==> flow/design.v <==
`timescale 1ns / 1ps
module mat_mul #
	(
        parameter integer DIM_LOG = 2,     
        parameter integer DIM = 2**DIM_LOG,
        parameter integer SIZE = DIM*DIM,
        parameter integer SIZE_LOG = 2*DIM_LOG,
        parameter integer DATA_WIDTH = 32
    )
    (
		input wire  s00_axi_aclk,
		input wire  s00_axi_aresetn,
		output wire  s00_axis_tready,
		input wire [DATA_WIDTH-1 : 0] s00_axis_tdata,
		input wire  s00_axis_tlast,
        input wire  s00_axis_tvalid,
		output wire  m00_axis_tvalid,
        output wire [DATA_WIDTH-1 : 0] m00_axis_tdata,
        output wire [(DATA_WIDTH/8)-1 : 0] m00_axis_tstrb,
        output wire  m00_axis_tlast,
        input wire  m00_axis_tready,
        input wire sel, 
        input wire start
    );
	reg busy;               
	reg item_done;          
	reg matrix_done;        
	reg start_transfer;     
	reg transfer;           
	reg last_transfer;      
	reg mac_enable;         
    reg [DATA_WIDTH-1 : 0] mem_A [0 : SIZE-1];  
    reg [DATA_WIDTH-1 : 0] mem_B [0 : SIZE-1];  
    reg [DATA_WIDTH-1 : 0] mem_R [0 : SIZE-1];  
    reg [DATA_WIDTH-1 : 0] mat_A;    
    reg [DATA_WIDTH-1 : 0] mat_B;    
    reg [DATA_WIDTH-1 : 0] mat_R;    
    reg [SIZE_LOG-1 : 0] addr_stream_in;     
    reg [SIZE_LOG-1 : 0] addr_stream_out;    
    wire [SIZE_LOG-1 : 0] addr_A;    
    wire [SIZE_LOG-1 : 0] addr_B;    
    reg [SIZE_LOG-1 : 0] addr_R;     
    reg [DIM_LOG-1 : 0] row_cnt;     
    reg [DIM_LOG-1 : 0] col_cnt;     
    reg [DIM_LOG-1 : 0] tmp_cnt;     
    wire [DATA_WIDTH-1 : 0] mad;     
    reg [DATA_WIDTH-1 : 0] mac;      
    assign s00_axis_tready = !busy  && s00_axis_tvalid ;  
    always @ (posedge s00_axi_aclk) begin
        if (!s00_axi_aresetn || s00_axis_tlast)
            addr_stream_in <= 0;
        else if (s00_axis_tready)  
            addr_stream_in <= addr_stream_in+1 ;  
    end
    always @ (posedge s00_axi_aclk) begin 
        if (s00_axis_tvalid && !sel && s00_axis_tready)  
            mem_A [addr_stream_in] <= s00_axis_tdata;
        if (busy)  
            mat_A <= mem_A [addr_A];
    end
    always @ (posedge s00_axi_aclk) begin
        if (s00_axis_tvalid && sel && s00_axis_tready)  
            mem_B [addr_stream_in] <= s00_axis_tdata;
        if (busy)  
            mat_B <= mem_B [addr_B];
    end
    assign m00_axis_tstrb = 4'hf;    
    assign m00_axis_tdata = mat_R;   
    assign m00_axis_tlast = last_transfer;   
    assign m00_axis_tvalid =  transfer; 
    always @ (posedge s00_axi_aclk) begin
        if (!s00_axi_aresetn || matrix_done)  
            addr_stream_out <= 0;
        else if ((m00_axis_tready && transfer  || start_transfer  ))  
            addr_stream_out <=   addr_stream_out + 1;  
    end
    always @ (posedge s00_axi_aclk) begin
        if (!s00_axi_aresetn)
            start_transfer <= 0;
        else
            start_transfer <= matrix_done; 
    end
    always @ (posedge s00_axi_aclk) begin
        if (!s00_axi_aresetn || (m00_axis_tlast && m00_axis_tvalid && m00_axis_tready))  
            transfer <= 0;
        else if (start_transfer)  
            transfer <= 1; 
    end
    always @ (posedge s00_axi_aclk) begin
        if (!s00_axi_aresetn)
            last_transfer <= 0;
        else if (m00_axis_tready && transfer || start_transfer)
            last_transfer <= (addr_stream_out == SIZE-1); 
    end
    always @ (posedge s00_axi_aclk) begin
        if (item_done)  
            mem_R [addr_R] <= mad ;  
        if (m00_axis_tready && transfer || start_transfer)  
            mat_R <= mem_R [addr_stream_out];
    end
    always @ (posedge s00_axi_aclk) begin
        if (!s00_axi_aresetn || matrix_done ) 
            busy <= 0;
        else if (start )  
            busy <= 1'b1;
    end
    always @ (posedge s00_axi_aclk) begin
        if (!s00_axi_aresetn)
            item_done <= 0;
        else
            item_done <= (tmp_cnt==DIM-1 && busy) ;  
    end
    always @ (posedge s00_axi_aclk) begin
        if (!s00_axi_aresetn)
            matrix_done <= 0;
        else
            matrix_done <= (row_cnt == DIM-1) && (col_cnt == DIM-1) && (tmp_cnt==DIM-1) ;  
    end
    always @ (posedge s00_axi_aclk) begin
        if (!s00_axi_aresetn || start || tmp_cnt == DIM)  
            tmp_cnt <= 0;
        else if (busy && !matrix_done)  
            tmp_cnt <= tmp_cnt + 1;
    end
    always @ (posedge s00_axi_aclk) begin
        if (!s00_axi_aresetn || start || col_cnt==DIM)  
            col_cnt <= 0;
        else if (busy && tmp_cnt==DIM-1)  
            col_cnt <= col_cnt + 1;
    end
    always @ (posedge s00_axi_aclk) begin
        if (!s00_axi_aresetn || start || row_cnt==DIM)  
            row_cnt <= 0;
        else if (busy && col_cnt == DIM-1 && tmp_cnt==DIM-1)  
            row_cnt <= row_cnt + 1;
    end
    assign addr_A = row_cnt * (DIM) + tmp_cnt;  
    assign addr_B = tmp_cnt * (DIM) + col_cnt;
    always @ (posedge s00_axi_aclk) begin
        if (!s00_axi_aresetn || start)
            addr_R <= 0;
        else if (busy && item_done)  
            addr_R <= addr_R + 1 ;  
    end
    assign mad = mat_A * mat_B + mac;
    always @ (posedge s00_axi_aclk) begin
       if (!s00_axi_aresetn || tmp_cnt==0 )  
           mac <= 0;
       else if (mac_enable)
           mac <= mad ;  
    end
    always @ (posedge s00_axi_aclk) begin
       if (!s00_axi_aresetn)
           mac_enable <= 0;
       else if (busy)
           mac_enable <= 1;  
    end
endmodule
### Reports on mat_mul

What the tools print for mat_mul, step after step.
Line numbers count from 1 in the design file above.
The mark -- stands for no value.

| inputs | value |
|---|---|
| design top | mat_mul |
| clock port | s00_axi_aclk |
| standard-cell library | sky130hd |
| corner | tt_025C_1v80 |

### Word-level counts

Counts by Yosys on the flattened word-level netlist (proc, flatten, opt, wreduce; memories kept). Register bits leave out memories and registers merged into their read ports (data or address); mux counts leave out enables and synchronous resets folded into registers. Print and check cells are left out. Cells with the same type and inputs are merged into one.
Yosys's memory passes give these memory sizes; they may raise the number of words (mostly to a power of two), join words into wider ones and drop unused or constant bits.

| storage and ports | value |
|---|---|
| register bits | 57 |
| RAM bits | 1536 |
| clocked read ports x word width | 96 |
| memories kept | 3 |
| input port bits | 39 |
| output and inout bits | 39 |
| word-level cells | 66 |

| operators by class | value |
|---|---|
| add/subtract/negate cells | 9 |
| multipliers | 1 |
| equality and inequality tests | 4 |
| muxes and demuxes | 9 |
| reduce/logical cells | 26 |

Memories:

| memory | words | bits a word | read ports | write ports | RTL line | RTL |
|---|---|---|---|---|---|---|
| mem_A | 16 | 32 | 1 | 1 | 32 | `reg [DATA_WIDTH-1 : 0] mem_A [0 : SIZE-1];` |
| mem_B | 16 | 32 | 1 | 1 | 33 | `reg [DATA_WIDTH-1 : 0] mem_B [0 : SIZE-1];` |
| mem_R | 16 | 32 | 1 | 1 | 34 | `reg [DATA_WIDTH-1 : 0] mem_R [0 : SIZE-1];` |

Operators by type and width:

| kind | count |
|---|---|
| 32-bit by 32-bit multiplier with 32-bit output | 1 |
| 32-bit 2-to-1 mux | 3 |
| 32-bit adder | 1 |
| 1-bit logical AND | 15 |
| 4-bit by 1-bit adder with 4-bit output (second input constant) | 3 |
| 4-bit 2-to-1 mux | 3 |
| 4-bit by 2-bit adder with 4-bit output | 2 |
| 1-bit logical OR | 6 |
| 2-bit by 1-bit adder with 2-bit output (second input constant) | 3 |
| 2-bit == test (second input constant) | 3 |
| 1-bit logical NOT | 4 |
| 4-bit == test (second input constant) | 1 |
| 1-bit 2-to-1 mux | 3 |
| 2-bit logical NOT | 1 |

### Longest topological paths

Yosys ltp: most cells in a row. Word level: on the elaborated netlist, between registers, memories and ports. Mapped: between sequential cells and ports; inverters and the memories' decode and read muxes count.

| logic depth | value |
|---|---|
| word-level depth | 4 |
| ABC_AREA | 0 |
| depth in mapped cells | 30 |

### Netlist

Source: synth_stat.txt of the flow (Yosys; design flattened, memories mapped). It holds for the ABC_AREA given above (unset counts as 0); a run with the other value may have another netlist.
Totals and module areas in this step are rounded.

| mapped netlist | value |
|---|---|
| mapped cells | 4406 |
| mapped area | 0.0795 mm^2 |
| sequential area | 0.0501 mm^2 |
| flip-flops | 1689 |
| buffer cells | 217 |

Cell types:

| cell | count |
|---|---|
| sky130_fd_sc_hd__edfxtp_1 | 1632 |
| sky130_fd_sc_hd__mux4_2 | 480 |
| sky130_fd_sc_hd__fa_1 | 438 |
| sky130_fd_sc_hd__inv_1 | 510 |
| sky130_fd_sc_hd__and2_1 | 292 |
| sky130_fd_sc_hd__ha_1 | 137 |
| sky130_fd_sc_hd__dfxtp_1 | 57 |
| sky130_fd_sc_hd__nand2_1 | 265 |
| sky130_fd_sc_hd__xnor2_1 | 70 |
| sky130_fd_sc_hd__clkbuf_1 | 162 |
| sky130_fd_sc_hd__nor2_1 | 103 |
| sky130_fd_sc_hd__mux2i_1 | 31 |
| sky130_fd_sc_hd__xor2_1 | 26 |
| sky130_fd_sc_hd__buf_1 | 49 |
| sky130_fd_sc_hd__a21oi_1 | 31 |
| sky130_fd_sc_hd__a21o_1 | 13 |
| sky130_fd_sc_hd__o21ai_0 | 15 |
| sky130_fd_sc_hd__nand3_1 | 14 |

Not listed: further types 33, cells in them 81.

### Timing after synthesis

OpenSTA on the mapped netlist: ideal clock, no wires. The path of least setup slack (recovery checks aside). Input and output delay are each 20% of the period. Register names are those of the netlist, which keeps one name where synthesis merged equal registers.

| timing post-synthesis | value |
|---|---|
| path type | reg-to-reg |
| start | register mat_A[13] |
| end | register mac[29] |
| clock period | 10.0 ns |
| time at the first pin | 0.000 ns |
| arrival | 7.391 ns |
| slack | 2.542 ns |
| path delay | 7.457 ns |
| stages on the path | 29 |
| path buffers | 3 |
| synthesis period reached | 7.458 ns |

"path delay" is the arrival time less input delay plus setup time.
"stages on the path": output pins that drive a net of the path, with the launching flip-flop's if there is one; two outputs of one cell count as two.
"synthesis period reached" is the clock period less the worst setup slack; recovery checks do not enter. This is arithmetic on one report: input and output delays are still those of the set period (20% each).
Between the ends stands the longest chain of elaborated cells between them, by number of cells; it is not shown to be the way that was timed. Of several equally long chains one is given.
Each line given opens the expression or statement behind the cell; cells for indexed reads and writes are added by Yosys, which also makes memories of some case tables.

| on the way, post-synthesis | value |
|---|---|
| path through | sky130_fd_sc_hd__edfxtp_1 sky130_fd_sc_hd__clkbuf_1 sky130_fd_sc_hd__clkbuf_1 sky130_fd_sc_hd__and2_1 sky130_fd_sc_hd__fa_1 sky130_fd_sc_hd__fa_1 sky130_fd_sc_hd__fa_1 sky130_fd_sc_hd__inv_1 sky130_fd_sc_hd__fa_1 sky130_fd_sc_hd__inv_1 sky130_fd_sc_hd__fa_1 sky130_fd_sc_hd__inv_1 sky130_fd_sc_hd__fa_1 sky130_fd_sc_hd__inv_1 sky130_fd_sc_hd__fa_1 sky130_fd_sc_hd__inv_1 sky130_fd_sc_hd__fa_1 sky130_fd_sc_hd__inv_1 sky130_fd_sc_hd__ha_1 sky130_fd_sc_hd__clkbuf_1 sky130_fd_sc_hd__a21oi_1 sky130_fd_sc_hd__o21ai_0 sky130_fd_sc_hd__a22oi_1 sky130_fd_sc_hd__o211ai_1 sky130_fd_sc_hd__a2111oi_0 sky130_fd_sc_hd__o21bai_1 sky130_fd_sc_hd__xor2_1 sky130_fd_sc_hd__mux2i_1 sky130_fd_sc_hd__nor2_1 |
| length of the longest elaborated chain | 2 |
| elaborated cells between the ends (all ways) | 2 |

Ends and longest elaborated chain, post-synthesis:

| element | RTL line | RTL |
|---|---|---|
| start: declaration | 35 | `reg [DATA_WIDTH-1 : 0] mat_A;` |
| 32-bit by 32-bit multiplier with 32-bit output | 145 | `assign mad = mat_A * mat_B + mac;` |
| 32-bit adder | 145 |  |
| end: assignment | 148 | `mac <= 0;` |
| end: assignment | 150 | `mac <= mad ;` |
| end: declaration | 47 | `reg [DATA_WIDTH-1 : 0] mac;` |

Some nets on the timed path still bear RTL names; the line given drives or declares the net.

Nets with RTL names, path post-synthesis:

| net | RTL line |
|---|---|
| mad[29] | 145 |

### Path in the finished layout

From the final timing report of stored run 1: the path of least setup slack in the routed layout; clock arrival at registers is part of the times.

| timing post-layout | value |
|---|---|
| path type | reg-to-reg |
| start | register mat_B[2] |
| end | memory mem_R[2][31] |
| clock period | 10.0 ns |
| time at the first pin | 0.86 ns |
| arrival | 9.48 ns |
| slack | 1.07 ns |
| stages on the path | 24 |
| path buffers | 0 |

Between the ends stands the longest chain of elaborated cells between them, by number of cells; it is not shown to be the way that was timed. Of several equally long chains one is given.

| on the way, post-layout | value |
|---|---|
| path through | sky130_fd_sc_hd__edfxtp_1 sky130_fd_sc_hd__nand2_1 sky130_fd_sc_hd__fa_1 sky130_fd_sc_hd__fa_1 sky130_fd_sc_hd__inv_1 sky130_fd_sc_hd__fa_1 sky130_fd_sc_hd__inv_1 sky130_fd_sc_hd__fa_1 sky130_fd_sc_hd__inv_1 sky130_fd_sc_hd__fa_1 sky130_fd_sc_hd__inv_1 sky130_fd_sc_hd__fa_1 sky130_fd_sc_hd__fa_1 sky130_fd_sc_hd__fa_1 sky130_fd_sc_hd__inv_1 sky130_fd_sc_hd__ha_1 sky130_fd_sc_hd__a21oi_1 sky130_fd_sc_hd__o21ai_0 sky130_fd_sc_hd__a22oi_1 sky130_fd_sc_hd__o211ai_1 sky130_fd_sc_hd__a2111oi_0 sky130_fd_sc_hd__o21ai_0 sky130_fd_sc_hd__nand3_1 sky130_fd_sc_hd__and2_1 |
| length of the longest elaborated chain | 3 |
| elaborated cells between the ends (all ways) | 3 |

Ends and longest elaborated chain, post-layout:

| element | RTL line | RTL |
|---|---|---|
| start: declaration | 36 | `reg [DATA_WIDTH-1 : 0] mat_B;` |
| 32-bit by 32-bit multiplier with 32-bit output | 145 | `assign mad = mat_A * mat_B + mac;` |
| 32-bit adder | 145 |  |
| 32-bit 2-to-1 mux | 96 | `if (item_done)` |
| end: declaration | 34 | `reg [DATA_WIDTH-1 : 0] mem_R [0 : SIZE-1];` |

## Implementation results

Stored flow runs of mat_mul (3 of them; Yosys, OpenROAD, sky130hd). They differ in their settings and are not a sequence. Constraints: input delay and output delay 20% of the set period each, output load 0.01 pF.
"worst path time" = time allowed to the worst setup path (clock period - input delay - output delay, where it has them) - its slack; a late launch clock adds to it, a late capture clock takes from it.
Values from the reports are rounded here.

## Stored run 1

==> flow/run.sh <==
#!/bin/bash
# the make line also repeats the synthesis and layout settings of config.mk as NAME=value (left out here)
make -C /OpenROAD-flow-scripts/flow DESIGN_CONFIG=/design/flow/config.mk WORK_HOME=/design/flow/orfs CLKGATE_MAP_FILE= finish
==> flow/config.mk <==
export PLATFORM = sky130hd
export DESIGN_NAME = mat_mul
export DESIGN_NICKNAME = mat_mul
export VERILOG_FILES = /design/flow/design.v
export SDC_FILE = /design/flow/constraint.sdc
export NUM_CORES = 4
export LEC_CHECK = 0
export CAP_MARGIN = 20
export CORE_MARGIN = 2
export CORE_UTILIZATION = 40
export PLACE_DENSITY = 0.6
export SLEW_MARGIN = 20
==> flow/constraint.sdc <==
create_clock -name core_clock -period 10.0 [get_ports {s00_axi_aclk}]
set_input_delay 2.0000 -clock core_clock [delete_from_list [all_inputs] [get_ports {s00_axi_aclk}]]
set_output_delay 2.0000 -clock core_clock [all_outputs]
set_load 0.01 [all_outputs]

| result of stored run 1 | value |
|---|---|
| total negative setup slack | 0.000 ns |
| die footprint | 0.202 mm^2 |
| final design utilization | 45.4 % |
| worst path time | 8.93 ns |
| kind of the worst setup path | reg-to-reg |
| mapped cell area after synthesis | 0.0795 mm^2 |
| worst setup slack after layout | 1.07 ns |
| worst hold slack after layout | 0.482 ns |
| area of the standard cells in the finished layout | 0.0897 mm^2 |

## Stored run 2

==> flow/run.sh <==
#!/bin/bash
# the make line also repeats the synthesis and layout settings of config.mk as NAME=value (left out here)
make -C /OpenROAD-flow-scripts/flow DESIGN_CONFIG=/design/flow/config.mk WORK_HOME=/design/flow/orfs CLKGATE_MAP_FILE= finish
==> flow/config.mk <==
export PLATFORM = sky130hd
export DESIGN_NAME = mat_mul
export DESIGN_NICKNAME = mat_mul
export VERILOG_FILES = /design/flow/design.v
export SDC_FILE = /design/flow/constraint.sdc
export NUM_CORES = 4
export LEC_CHECK = 0
export ABC_AREA = 0
export CAP_MARGIN = 10
export CELL_PAD_IN_SITES_DETAIL_PLACEMENT = 1
export CELL_PAD_IN_SITES_GLOBAL_PLACEMENT = 1
export CORE_ASPECT_RATIO = 1.49
export CORE_MARGIN = 2
export CORE_UTILIZATION = 28
export CTS_CLUSTER_SIZE = 15
export MIN_ROUTING_LAYER = met1
export PLACE_DENSITY_LB_ADDON = 0.17
export SETUP_SLACK_MARGIN = 1.61
export SLEW_MARGIN = 20
export TNS_END_PERCENT = 85
==> flow/constraint.sdc <==
create_clock -name core_clock -period 5.64 [get_ports {s00_axi_aclk}]
set_input_delay 1.1280 -clock core_clock [delete_from_list [all_inputs] [get_ports {s00_axi_aclk}]]
set_output_delay 1.1280 -clock core_clock [all_outputs]
set_load 0.01 [all_outputs]

| result of stored run 2 | value |
|---|---|
| total negative setup slack | -462 ns |
| die footprint | 0.288 mm^2 |
| final design utilization | 33.8 % |
| worst path time | 7.40 ns |
| kind of the worst setup path | reg-to-reg |
| mapped cell area after synthesis | 0.0795 mm^2 |
| worst setup slack after layout | -1.76 ns |
| worst hold slack after layout | 0.471 ns |
| area of the standard cells in the finished layout | 0.0953 mm^2 |

## Stored run 3

==> flow/run.sh <==
#!/bin/bash
# the make line also repeats the synthesis and layout settings of config.mk as NAME=value (left out here)
make -C /OpenROAD-flow-scripts/flow DESIGN_CONFIG=/design/flow/config.mk WORK_HOME=/design/flow/orfs CLKGATE_MAP_FILE= finish
==> flow/config.mk <==
export PLATFORM = sky130hd
export DESIGN_NAME = mat_mul
export DESIGN_NICKNAME = mat_mul
export VERILOG_FILES = /design/flow/design.v
export SDC_FILE = /design/flow/constraint.sdc
export NUM_CORES = 4
export LEC_CHECK = 0
export CAP_MARGIN = 35
export CELL_PAD_IN_SITES_GLOBAL_PLACEMENT = 2
export CORE_MARGIN = 2
export CORE_UTILIZATION = 18
export CTS_CLUSTER_DIAMETER = 263
export PLACE_DENSITY_LB_ADDON = 0.18
export SETUP_SLACK_MARGIN = 0.7
export SLEW_MARGIN = 20
export TNS_END_PERCENT = 45
==> flow/constraint.sdc <==
create_clock -name core_clock -period 8.46 [get_ports {s00_axi_aclk}]
set_input_delay 1.6920 -clock core_clock [delete_from_list [all_inputs] [get_ports {s00_axi_aclk}]]
set_output_delay 1.6920 -clock core_clock [all_outputs]
set_load 0.01 [all_outputs]

| result of stored run 3 | value |
|---|---|
| total negative setup slack | 0.000 ns |
| die footprint | 0.447 mm^2 |
| final design utilization | 21.9 % |
| worst path time | 7.47 ns |
| kind of the worst setup path | reg-to-reg |
| mapped cell area after synthesis | 0.0795 mm^2 |
| worst setup slack after layout | 0.986 ns |
| worst hold slack after layout | 0.407 ns |
| area of the standard cells in the finished layout | 0.0964 mm^2 |
